==> flow/design.v <==
module control_unit(
    input clk, rst,
    output reg a_sel, b_sel, PP1_CE, PP2_CE, add, PR_CE, PI_CE
);
    parameter S1 = 3'b001,
              S2 = 3'b010,
              S3 = 3'b011,
              S4 = 3'b100,
              S5 = 3'b101;
    reg [2:0] state, next;
    always @(posedge clk or posedge rst) begin
        if (rst)
            state <= S1;
        else
            state <= next;
    end
    always @(*) begin
        next = S1;
        PP1_CE = 0;
        PP2_CE = 0;
        add = 0;
        PR_CE = 0;
        PI_CE = 0;
        a_sel = 0;
        b_sel = 0;
        case (state) 
            S1: begin
					if(!rst)
                next = S2;
                PP1_CE = 1;
            end
            S2: begin
                next = S3;
                a_sel = 1;
                b_sel = 1;					 
                PP2_CE = 1;
            end
            S3: begin
                next = S4;
                b_sel = 1;
                PP1_CE = 1;					
                add = 1;
                PR_CE = 1;
            end
            S4: begin
                next = S5;
                a_sel = 1;
                PP2_CE = 1;
            end
            S5: begin
                next = S1;
                PI_CE = 1;
            end
        endcase
    end
endmodule
module datapath(
    input clk, rst,
    input a_sel, b_sel, PP1_CE, PP2_CE, add, PR_CE, PI_CE,
    input [11:0] ar, ai, br, bi,
    output reg [23:0] Pr, Pi
);
    wire [11:0] a_mux, b_mux;
    reg [23:0] PP1, PP2, PPs;
    wire [23:0] pro;
    assign a_mux = a_sel ? ai : ar;
    assign b_mux = b_sel ? bi : br;
    assign pro = a_mux * b_mux;  
    always @(posedge clk or posedge rst) begin
        if (rst) begin
            PP1 <= 0;
            PP2 <= 0;
        end else begin
            if (PP1_CE) 
                PP1 <= pro;
            if (PP2_CE) 
                PP2 <= pro;
        end
    end
    always @(*) begin
        if (!add)
            PPs = PP1 + PP2;
        else
            PPs = PP1 - PP2;
    end
    always @(posedge clk or posedge rst) begin
        if (rst) begin
            Pr <= 0;
            Pi <= 0;
        end else begin
            if (PR_CE) 
                Pr <= PPs;
            if (PI_CE) 
                Pi <= PPs;
        end
    end
endmodule
module top(
    input rst, clk,
    input [11:0] ar, ai, br, bi,
    output [23:0] Pi, Pr
);
    wire PP1_CE, PP2_CE, a_sel, b_sel, add, PI_CE, PR_CE;
    control_unit uut1(
        .clk(clk),
        .rst(rst),
        .a_sel(a_sel),
        .b_sel(b_sel),
        .PP1_CE(PP1_CE),
        .PP2_CE(PP2_CE),
        .add(add),
        .PR_CE(PR_CE),
        .PI_CE(PI_CE)
    );
    datapath uut2(
        .clk(clk),
        .rst(rst),
        .a_sel(a_sel),
        .b_sel(b_sel),
        .PP1_CE(PP1_CE),
        .PP2_CE(PP2_CE),
        .add(add),
        .PR_CE(PR_CE),
        .PI_CE(PI_CE),
        .ar(ar),
        .ai(ai),
        .br(br),
        .bi(bi),
        .Pr(Pr),
        .Pi(Pi)
    );
endmodule
From RTL to reports: top --
Tool output for the design above, in the order of the flow. Lines are those of the file above, counted from 1. Library cell names are shortened. Not given: -
Inputs: design top top, clock clk, cell library sky130hd, timing corner tt_025C_1v80

Elaborated design --
Counts by Yosys on the flattened word-level netlist (proc, flatten, opt, wreduce; memories kept). Register bits leave out memories and registers merged into their read ports (data or address); mux counts leave out enables and synchronous resets folded into registers. Print and check cells are left out. Cells with the same type and inputs are merged into one.
Cells by class: reductions and logical operators 3, add/sub/neg operators 2, mux-type cells 10, equal/unequal tests 5, multipliers 1
Operator list (number):
- 12-bit by 12-bit multiplier with 24-bit output | 1
- 24-bit adder | 1
- 24-bit subtractor | 1
- 24-bit two-way mux | 1
- 12-bit two-way mux | 2
- 3-bit parallel mux with 4-bit select | 1
- 2-bit OR reduction | 3
- 3-bit by 2-bit == test with 1-bit output with constant B | 2
- 3-bit == test with constant B | 2
- 1-bit two-way mux | 5
- 3-bit by 1-bit == test with 1-bit output with constant B | 1
- 2-bit two-way mux | 1
Bit counts: cells after elaboration 26, output and inout port bits 48, bits of input ports 50, register bits after elaboration 99

Logic depth --
Yosys ltp: most cells in a row. Word level: on the elaborated netlist, between registers, memories and ports. Mapped: between sequential cells and ports; inverters and the memories' decode and read muxes count.
Depth: depth after elaboration 5, ABC_AREA 0, gate-level depth with buffers 26, mapped depth without buffers 22

Mapped cells and area --
Yosys stat after the flow's synthesis: flattened, memories mapped to cells. It holds for the ABC_AREA given above (unset counts as 0); a run with the other value may have another netlist.
Cell types:
- dfrtp_1 | number 100, total area 2502.4 um^2
- fa_1 | number 101, total area 2.02E+03 um^2
- ha_1 | number 86, total area 1.08E+03 um^2
- nand2_1 | number 222, total area 833.299 um^2
- inv_1 | number 159, total area 596.822 um^2
- mux2_2 | number 50, total area 563.04 um^2
- a21oi_1 | number 78, total area 390.374 um^2
- nor2_1 | number 96, total area 360.346 um^2
- xnor2_1 | number 41, total area 359.094 um^2
- mux2i_1 | number 21, total area 210.202 um^2
- o21ai_0 | number 39, total area 195.187 um^2
- clkbuf_1 | number 32, total area 120.115 um^2
- nor3_1 | number 20, total area 100.096 um^2
- xor2_1 | number 11, total area 96.342 um^2
- o21a_1 | number 11, total area 82.579 um^2
- o31ai_1 | number 11, total area 82.579 um^2
- and2_1 | number 13, total area 81.328 um^2
- a21o_1 | number 10, total area 75.072 um^2
Other cell types: 40; their cells: 112.
Synthesis totals: mapped area 10571.4 um^2, flip-flops 101, cell count 1213, sequential area 2528.7 um^2, buffers 39
By module: a second synthesis without flattening, with its own total; a netlist apart from the flattened one above.
Second synthesis, totals: cell total of the unflattened synthesis 1114, area (unflattened synthesis) 10518.8 um^2
Rows give one instance, submodules left out.
By module:
- datapath | times used 1, sequential area 2402.3 um^2, area 10341.2 um^2, cells 1101
- control_unit | times used 1, sequential area 126.4 um^2, area 177.7 um^2, cells 13
- top | times used 1, sequential area 0.0 um^2, area 0.0 um^2, cells 0

Worst setup path after synthesis --
Path of least setup slack by OpenSTA after synthesis, without wires, with an ideal clock, recovery checks aside; 20% of the period is set as input and as output delay. Where synthesis merged equal registers, the netlist keeps one of their names.
Timing post-synthesis: path kind input port to flip-flop, start point input br[4], end point register uut2.PP2[16], time at the first pin 1.400 ns, path slack 0.605 ns, setup time 0.135 ns, clock period 7.0 ns, data arrival time 6.260 ns, buffers on the path 2, driving pins on the path 20, external input delay 1.400 ns, path delay 4.995 ns, required time 6.865 ns, synthesis period reached 6.395 ns
"path delay" is the arrival time less input delay plus setup time. "driving pins on the path" counts driving pins, that of a launching flip-flop among them; a cell with two outputs on the path counts twice. "synthesis period reached" = period - worst setup slack (recovery checks aside). The figure is calculated, with input and output delays left at 20% of the set period. The rows between start and end are the longest chain of elaborated cells between them; the timing report does not say that the signal goes this way. Where chains are equally long, one stands for them. A line is the first line of the expression or statement that the cell stems from. Yosys adds cells for indexed reads and writes and turns some case tables into memories.
Between the ends, post-synthesis: path through mux2_2 clkbuf_1 nand2_1 fa_1 inv_1 fa_1 fa_1 fa_1 inv_1 fa_1 inv_1 ha_1 clkbuf_1 a21oi_1 nand2_1 a21o_1 or3_1 o21ai_0 xor2_1 o21ai_0, length of the longest elaborated chain 2, elaborated cells on any way between the ends 2, source lines of those cells 2, classes of those cells mul (1); mux (1)
Ends and longest elaborated chain, post-synthesis:
- start: declaration | line 100 | input [11:0] ar, ai, br, bi,
- 12-bit two-way mux | line 67 | assign b_mux = b_sel ? bi : br;
- 12-bit by 12-bit multiplier with 24-bit output | line 68 | assign pro = a_mux * b_mux;
- end: assignment | line 72 | PP2 <= 0;
- end: assignment | line 77 | PP2 <= pro;
- end: declaration | line 64 | reg [23:0] PP1, PP2, PPs;

Timing after layout --
From the final timing report of entry A: the path of least setup slack in the routed layout; clock arrival at registers is part of the times.
Timing after layout: path kind input port to flip-flop, start point input bi[6], end point register uut2.PP1[17], setup time 0.11 ns, required time 6.85 ns, external input delay 1.32 ns, buffers on the path 2, time at the first pin 1.32 ns, driving pins on the path 17, clock period 6.62 ns, data arrival time 5.95 ns, path slack 0.90 ns
The rows between start and end are the longest chain of elaborated cells between them; the timing report does not say that the signal goes this way. Where chains are equally long, one stands for them.
Between the ends, after layout: path through buf_6 mux2_4 and2_4 fa_1 fa_1 fa_1 fa_1 inv_2 fa_1 inv_2 ha_4 buf_4 nand2_4 o311ai_4 a31oi_2 xnor2_1 mux2_2, length of the longest elaborated chain 2, elaborated cells on any way between the ends 2, source lines of those cells 2, classes of those cells mul (1); mux (1)
Ends and longest elaborated chain, after layout:
- start: declaration | line 100 | input [11:0] ar, ai, br, bi,
- 12-bit two-way mux | line 67 | assign b_mux = b_sel ? bi : br;
- 12-bit by 12-bit multiplier with 24-bit output | line 68 | assign pro = a_mux * b_mux;
- end: assignment | line 71 | PP1 <= 0;
- end: assignment | line 75 | PP1 <= pro;
- end: declaration | line 64 | reg [23:0] PP1, PP2, PPs;

Ticket comment

Measured data: module top, platform sky130hd, 2 stored runs of the flow under differing settings, order arbitrary. Input and output delays are each 20% of the period that was set; the output load is 0.01 pF.
"achieved clock period" = clock period - worst setup slack. The figure is calculated, with input and output delays left at 20% of the set period.
"time used up by the worst setup path" = time allowed to the worst setup path (clock period - input delay - output delay, where it has them) - its slack; a late launch clock adds to it, a late capture clock takes from it.

[entry A] flow files
==> flow/run.sh <==
#!/bin/bash
# the make line also repeats the synthesis and layout settings of config.mk as NAME=value (left out here)
make -C /OpenROAD-flow-scripts/flow DESIGN_CONFIG=/design/flow/config.mk WORK_HOME=/design/flow/orfs CLKGATE_MAP_FILE= finish
==> flow/config.mk <==
export PLATFORM = sky130hd
export DESIGN_NAME = top
export DESIGN_NICKNAME = top
export VERILOG_FILES = /design/flow/design.v
export SDC_FILE = /design/flow/constraint.sdc
export NUM_CORES = 4
export LEC_CHECK = 0
export CAP_MARGIN = 20
export CORE_MARGIN = 2
export CORE_UTILIZATION = 40
export SETUP_SLACK_MARGIN = 1.96
export SLEW_MARGIN = 20
==> flow/constraint.sdc <==
create_clock -name core_clock -period 6.62 [get_ports {clk}]
set_input_delay 1.3240 -clock core_clock [delete_from_list [all_inputs] [get_ports {clk}]]
set_output_delay 1.3240 -clock core_clock [all_outputs]
set_load 0.01 [all_outputs]

[entry A] result: time used up by the worst setup path 4.40 ns; critical path type input port to flip-flop; final design utilization 55.0 %; overall die area 27745.6 um^2; mapped cell area after synthesis 10571.4 um^2; total negative slack on setup checks 0.000 ns; smallest hold slack 0.485 ns; area of the standard cells in the finished layout 14281.2 um^2; achieved clock period 5.723 ns; worst slack on setup checks 0.897 ns

[entry B] flow files
==> flow/run.sh <==
#!/bin/bash
# the make line also repeats the synthesis and layout settings of config.mk as NAME=value (left out here)
make -C /OpenROAD-flow-scripts/flow DESIGN_CONFIG=/design/flow/config.mk WORK_HOME=/design/flow/orfs CLKGATE_MAP_FILE= finish
==> flow/config.mk <==
export PLATFORM = sky130hd
export DESIGN_NAME = top
export DESIGN_NICKNAME = top
export VERILOG_FILES = /design/flow/design.v
export SDC_FILE = /design/flow/constraint.sdc
export NUM_CORES = 4
export LEC_CHECK = 0
export CAP_MARGIN = 20
export CORE_MARGIN = 2
export CORE_UTILIZATION = 40
export SLEW_MARGIN = 20
==> flow/constraint.sdc <==
create_clock -name core_clock -period 9.43 [get_ports {clk}]
set_input_delay 1.8860 -clock core_clock [delete_from_list [all_inputs] [get_ports {clk}]]
set_output_delay 1.8860 -clock core_clock [all_outputs]
set_load 0.01 [all_outputs]

[entry B] result: smallest hold slack 0.454 ns; time used up by the worst setup path 5.69 ns; critical path type input port to flip-flop; mapped cell area after synthesis 10571.4 um^2; worst slack on setup checks 1.857 ns; area of the standard cells in the finished layout 12223.0 um^2; achieved clock period 7.573 ns; total negative slack on setup checks 0.000 ns; overall die area 27745.6 um^2; final design utilization 47.0 %
